==> flow/design.v <==
module CRC(
input           clk,         
input           rst_n,       
input  [23:0]   Din,         
input           valid,       
input  [15:0]   size,        
output [14:0]   checksum,    
output          done         
);
reg [5:0] shift_count;       
reg [5:0] limit;             
wire [1:0] extra;            
wire [4:0] offset;           
wire finish;                 
reg [15:0] crc;                                    
localparam [15:0] polynomial = 16'b1100010110011001;      
reg CS, NS;
parameter IDLE = 1'b0, FIND = 1'b1;
always @(posedge clk or negedge rst_n)
begin
 if(~rst_n)
  CS <= IDLE;
 else CS <= NS;
end
always @(posedge clk)
begin
 case(CS)
  IDLE:
  begin
   crc <= (valid) ? (Din >> offset) : 16'hffff;             
   shift_count <= 0;
  end
  FIND:
  begin
  if(crc[15] == 1'b0)                                              
  begin                                                            
   if(shift_count < offset)                                        
    crc <= {crc[14:0],Din[offset - (shift_count + 6'd1)]};            
   else crc <= crc << 1;
   shift_count <= shift_count + 6'd1;
  end
  else crc <= crc ^ polynomial;                                    
  end
 endcase
end
always @(*)
begin
 limit = 6'd15 + offset;
 case(CS)
  IDLE:
  begin
   if(valid)
    NS = FIND;
   else NS = IDLE;
  end
  FIND:
  begin
   if(finish)
    NS = IDLE;
   else NS = FIND;
  end
  default: NS = IDLE;
 endcase
end
assign extra = size[2:0] - 3'd2;
assign offset = {extra, 3'b000};
assign finish = ((shift_count == limit) && (crc[15] == 1'b0)) ? 1'b1 : 1'b0;
assign done = (CS == FIND) && finish;
assign checksum = crc[14:0];
endmodule
-- From RTL to reports: CRC
What the tools print for CRC, step after step.
Lines are those of the file above, counted from 1.
Cell names lack the library's common part.
Not given: --
- top module: CRC
- clock input: clk
- cell library: sky130hd
- corner: tt_025C_1v80

-- Word level
Yosys after proc, flatten, opt, wreduce and memory -nomap, before mapping. Memory bits, and registers merged into a memory's read port (data or address), are not among the register bits. Print and check cells are not counted. Equal cells are merged and count once.
- flip-flop bits (word level) at 23
- output and inout bits at 16
- noted word-level cells: 28
- noted add/sub/neg operators: 4
- noted magnitude comparators: 1
- eq/ne operators: 2
- shift operators at 2
- noted multiplexer cells: 10
- bitwise gates (word level): 3
- reduce/logical cells at 2
- operator list (operator ; count):
    case mux 16 bit (select 2 bit) ; 1
    two-way mux 16 bit ; 2
    >> shifter 24 x 5 -> 16 bit ; 1
    indexed select 24 x 6 -> 1 bit ; 1
    case mux 6 bit (select 2 bit) ; 1
    NOT 8 bit ; 1
    adder 4 x 5 -> 6 bit (first input constant) ; 1
    subtractor 5 x 6 -> 6 bit ; 1
    adder 6 x 1 -> 6 bit (second input constant) ; 1
    less-than comparator 6 x 5 -> 1 bit ; 1
    == test 6 bit ; 1
    two-way mux 6 bit ; 1
    two-way mux 1 bit ; 4
    logical AND 1 bit ; 2
    NOT 1 bit ; 2
    subtractor 2 bit (second input constant) ; 1
    != test 2 bit (second input constant) ; 1
    case mux 1 bit (select 2 bit) ; 1

-- Depth
Depth = most cells in a row (Yosys ltp): at word level without a register or memory, in the mapped netlist without a sequential cell, where the memories' decode and read muxes count.
- depth after elaboration: 7
- ABC_AREA at 0
- gate-level depth with buffers at 9
- mapped depth without buffers at 8

-- Mapped cells and area
The flow's flattened synthesis, as Yosys stat reports it; memories are mapped. The netlist is that of the ABC_AREA named above (0 if unset); the other value can give another one.
- standard cells after synthesis: 193
- mapped area: 1813.0 sq um
- noted area of sequential cells: 605.6 sq um
- noted flip-flops: 23
- buffers: 29
- cells by type (cell ; count):
    edfxtp_1 ; 14
    dfxtp_1 ; 8
    mux2i_1 ; 14
    buf_4 ; 15
    mux4_2 ; 5
    a21oi_1 ; 13
    nand2_1 ; 17
    ha_1 ; 5
    a311oi_1 ; 7
    nor2_1 ; 12
    o21ai_0 ; 9
    nor2b_1 ; 6
    o21a_1 ; 5
    nand3_1 ; 7
    xnor2_1 ; 4
    xor2_1 ; 4
    mux2_2 ; 3
    clkbuf_1 ; 8
Other cell types: 22; their cells: 37.

-- Path before layout
OpenSTA on the mapped netlist: ideal clock, no wires. The path of least setup slack (recovery checks aside). Input and output delay are each 20% of the period. Register names are those of the netlist, which keeps one name where synthesis merged equal registers.
- path type: input-to-output
- start: input size[1]
- end: output done
- period at 5500 ps
- launch time at the first pin: 1100 ps
- noted data arrival time: 2309 ps
- path slack: 2091 ps
- path delay at 1209 ps
- driving pins on the path at 5
- period reached after synthesis at 3409 ps
"path delay" = arrival - input delay + setup time.
At an output port there is no setup time.
"driving pins on the path": output pins that drive a net of the path, with the launching flip-flop's if there is one; two outputs of one cell count as two.
"period reached after synthesis" = period - worst setup slack (recovery checks aside). The figure is calculated, with input and output delays left at 20% of the set period.
Between the ends stands the longest chain of elaborated cells between them, by number of cells; it is not shown to be the way that was timed. Of several equally long chains one is given.
Each line given opens the expression or statement behind the cell; cells for indexed reads and writes are added by Yosys, which also makes memories of some case tables.
- cell sequence: buf_2 -> inv_2 -> ha_1 -> xor2_1 -> nor4_1
- cells in the longest elaborated chain: 6
- elaborated cells on any way between the ends at 6
- RTL lines with such cells at 4
- classes of those cells: add/sub (2); eq/ne (1); mux (1); reduce/logical (2)
- RTL lines, path after synthesis (what ; RTL line ; RTL):
    from (decl) ; 6 ; input  [15:0]   size,
    subtractor 2 bit ; 65 ; assign extra = size[2:0] - 3'd2;
    adder 4 x 5 -> 6 bit ; 48 ; limit = 6'd15 + offset;
    == test 6 bit ; 67 ; assign finish = ((shift_count == limit) && (crc[15] == 1'b0)) ? 1'b1 : 1'b0;
    logical AND 1 bit ; 67 ;
    two-way mux 1 bit ; 67 ;
    logical AND 1 bit ; 68 ; assign done = (CS == FIND) && finish;
    to (decl) ; 8 ; output          done

-- Path in the finished layout
Path of least setup slack in the final report of stored run 1 (OpenROAD, finished layout, wires in). Where an end is a register, its clock arrival counts in the times.
The path's times are printed in steps of 10 ps; the period is the one set.
- path type: input-to-output
- start: input size[0]
- end: output done
- period at 5500 ps
- launch time at the first pin: 1100 ps
- noted data arrival time: 3360 ps
- path slack: 1040 ps
- driving pins on the path at 6
Between the ends stands the longest chain of elaborated cells between them, by number of cells; it is not shown to be the way that was timed. Of several equally long chains one is given.
- cell sequence: clkdlybuf4s50_1 -> buf_4 -> ha_1 -> xor2_1 -> nor4_1 -> clkdlybuf4s50_1
- cells in the longest elaborated chain: 6
- elaborated cells on any way between the ends at 6
- RTL lines with such cells at 4
- classes of those cells: add/sub (2); eq/ne (1); mux (1); reduce/logical (2)
- RTL lines, path post-layout (what ; RTL line ; RTL):
    from (decl) ; 6 ; input  [15:0]   size,
    subtractor 2 bit ; 65 ; assign extra = size[2:0] - 3'd2;
    adder 4 x 5 -> 6 bit ; 48 ; limit = 6'd15 + offset;
    == test 6 bit ; 67 ; assign finish = ((shift_count == limit) && (crc[15] == 1'b0)) ? 1'b1 : 1'b0;
    logical AND 1 bit ; 67 ;
    two-way mux 1 bit ; 67 ;
    logical AND 1 bit ; 68 ; assign done = (CS == FIND) && finish;
    to (decl) ; 8 ; output          done

FLOW RESULTS
============

Stored flow runs of CRC (3 of them; Yosys, OpenROAD, sky130hd). They differ in their settings and are not a sequence. Constraints: input delay and output delay 20% of the set period each, output load 0.01 pF.
By "achieved period" is meant the clock period of the run minus its worst setup slack. This is arithmetic on one report: input and output delays are still those of the set period (20% each).
By "time on the worst setup path" is meant the share of the clock period that the worst setup path is allowed (20% is reserved at inputs, 20% at outputs), minus its slack. Clock arrival times at its registers enter into it.
"total design power": no workload was simulated; the value follows from the tool's default switching activity.
"time on the worst setup path" is given in steps of 10 ps.

Stored run 1

==> flow/run.sh <==
#!/bin/bash
# the make line also repeats the synthesis and layout settings of config.mk as NAME=value (left out here)
make -C /OpenROAD-flow-scripts/flow DESIGN_CONFIG=/design/flow/config.mk WORK_HOME=/design/flow/orfs CLKGATE_MAP_FILE= finish
==> flow/config.mk <==
export PLATFORM = sky130hd
export DESIGN_NAME = CRC
export DESIGN_NICKNAME = CRC
export VERILOG_FILES = /design/flow/design.v
export SDC_FILE = /design/flow/constraint.sdc
export NUM_CORES = 4
export LEC_CHECK = 0
export CAP_MARGIN = 10
export CELL_PAD_IN_SITES_GLOBAL_PLACEMENT = 0
export CORE_ASPECT_RATIO = 1.82
export CORE_MARGIN = 7
export CORE_UTILIZATION = 40
export CTS_CLUSTER_DIAMETER = 239
export CTS_CLUSTER_SIZE = 47
export GPL_ROUTABILITY_DRIVEN = 0
export GPL_TIMING_DRIVEN = 1
export HOLD_SLACK_MARGIN = 0.1
export MAX_ROUTING_LAYER = met4
export MIN_ROUTING_LAYER = met2
export PLACE_DENSITY_LB_ADDON = 0.27
export SLEW_MARGIN = 0
==> flow/constraint.sdc <==
create_clock -name core_clock -period 5.5 [get_ports {clk}]
set_input_delay 1.1000 -clock core_clock [delete_from_list [all_inputs] [get_ports {clk}]]
set_output_delay 1.1000 -clock core_clock [all_outputs]
set_load 0.01 [all_outputs]

Measured in stored run 1:
- Yosys chip area after synthesis: 1,813.0 sq um
- noted the achieved period: 4,465 ps
- overall die area: 6,698.8 sq um
- time on the worst setup path at 2,260 ps
- critical path type: input-to-output
- worst hold slack after layout: 504 ps
- final design utilization at 51.6 %
- post-route setup TNS: 0 ps
- worst slack on setup checks: 1,035 ps
- standard-cell area after routing: 2,209.6 sq um
- total design power: 1.194 mW

Stored run 2

==> flow/run.sh <==
#!/bin/bash
# the make line also repeats the synthesis and layout settings of config.mk as NAME=value (left out here)
make -C /OpenROAD-flow-scripts/flow DESIGN_CONFIG=/design/flow/config.mk WORK_HOME=/design/flow/orfs CLKGATE_MAP_FILE= finish
==> flow/config.mk <==
export PLATFORM = sky130hd
export DESIGN_NAME = CRC
export DESIGN_NICKNAME = CRC
export VERILOG_FILES = /design/flow/design.v
export SDC_FILE = /design/flow/constraint.sdc
export NUM_CORES = 4
export LEC_CHECK = 0
export CAP_MARGIN = 10
export CELL_PAD_IN_SITES_GLOBAL_PLACEMENT = 2
export CORE_MARGIN = 7
export CORE_UTILIZATION = 40
export CTS_CLUSTER_SIZE = 66
export GPL_ROUTABILITY_DRIVEN = 0
export GPL_TIMING_DRIVEN = 1
export HOLD_SLACK_MARGIN = 0.2
export SLEW_MARGIN = 10
==> flow/constraint.sdc <==
create_clock -name core_clock -period 5.5 [get_ports {clk}]
set_input_delay 1.1000 -clock core_clock [delete_from_list [all_inputs] [get_ports {clk}]]
set_output_delay 1.1000 -clock core_clock [all_outputs]
set_load 0.01 [all_outputs]

Measured in stored run 2:
- Yosys chip area after synthesis: 1,813.0 sq um
- noted the achieved period: 4,440 ps
- overall die area: 6,613.8 sq um
- time on the worst setup path at 2,240 ps
- critical path type: input-to-output
- worst hold slack after layout: 484 ps
- final design utilization at 50.5 %
- post-route setup TNS: 0 ps
- worst slack on setup checks: 1,060 ps
- standard-cell area after routing: 2,200.9 sq um
- total design power: 1.177 mW

Stored run 3

==> flow/run.sh <==
#!/bin/bash
# the make line also repeats the synthesis and layout settings of config.mk as NAME=value (left out here)
make -C /OpenROAD-flow-scripts/flow DESIGN_CONFIG=/design/flow/config.mk WORK_HOME=/design/flow/orfs CLKGATE_MAP_FILE= finish
==> flow/config.mk <==
export PLATFORM = sky130hd
export DESIGN_NAME = CRC
export DESIGN_NICKNAME = CRC
export VERILOG_FILES = /design/flow/design.v
export SDC_FILE = /design/flow/constraint.sdc
export NUM_CORES = 4
export LEC_CHECK = 0
export CAP_MARGIN = 20
export CORE_MARGIN = 2
export CORE_UTILIZATION = 40
export SLEW_MARGIN = 20
==> flow/constraint.sdc <==
create_clock -name core_clock -period 5.5 [get_ports {clk}]
set_input_delay 1.1000 -clock core_clock [delete_from_list [all_inputs] [get_ports {clk}]]
set_output_delay 1.1000 -clock core_clock [all_outputs]
set_load 0.01 [all_outputs]

Measured in stored run 3:
- Yosys chip area after synthesis: 1,813.0 sq um
- noted the achieved period: 4,442 ps
- overall die area: 5,087.3 sq um
- time on the worst setup path at 2,240 ps
- critical path type: input-to-output
- worst hold slack after layout: 474 ps
- final design utilization at 50.7 %
- post-route setup TNS: 0 ps
- worst slack on setup checks: 1,058 ps
- standard-cell area after routing: 2,208.4 sq um
- total design power: 1.175 mW
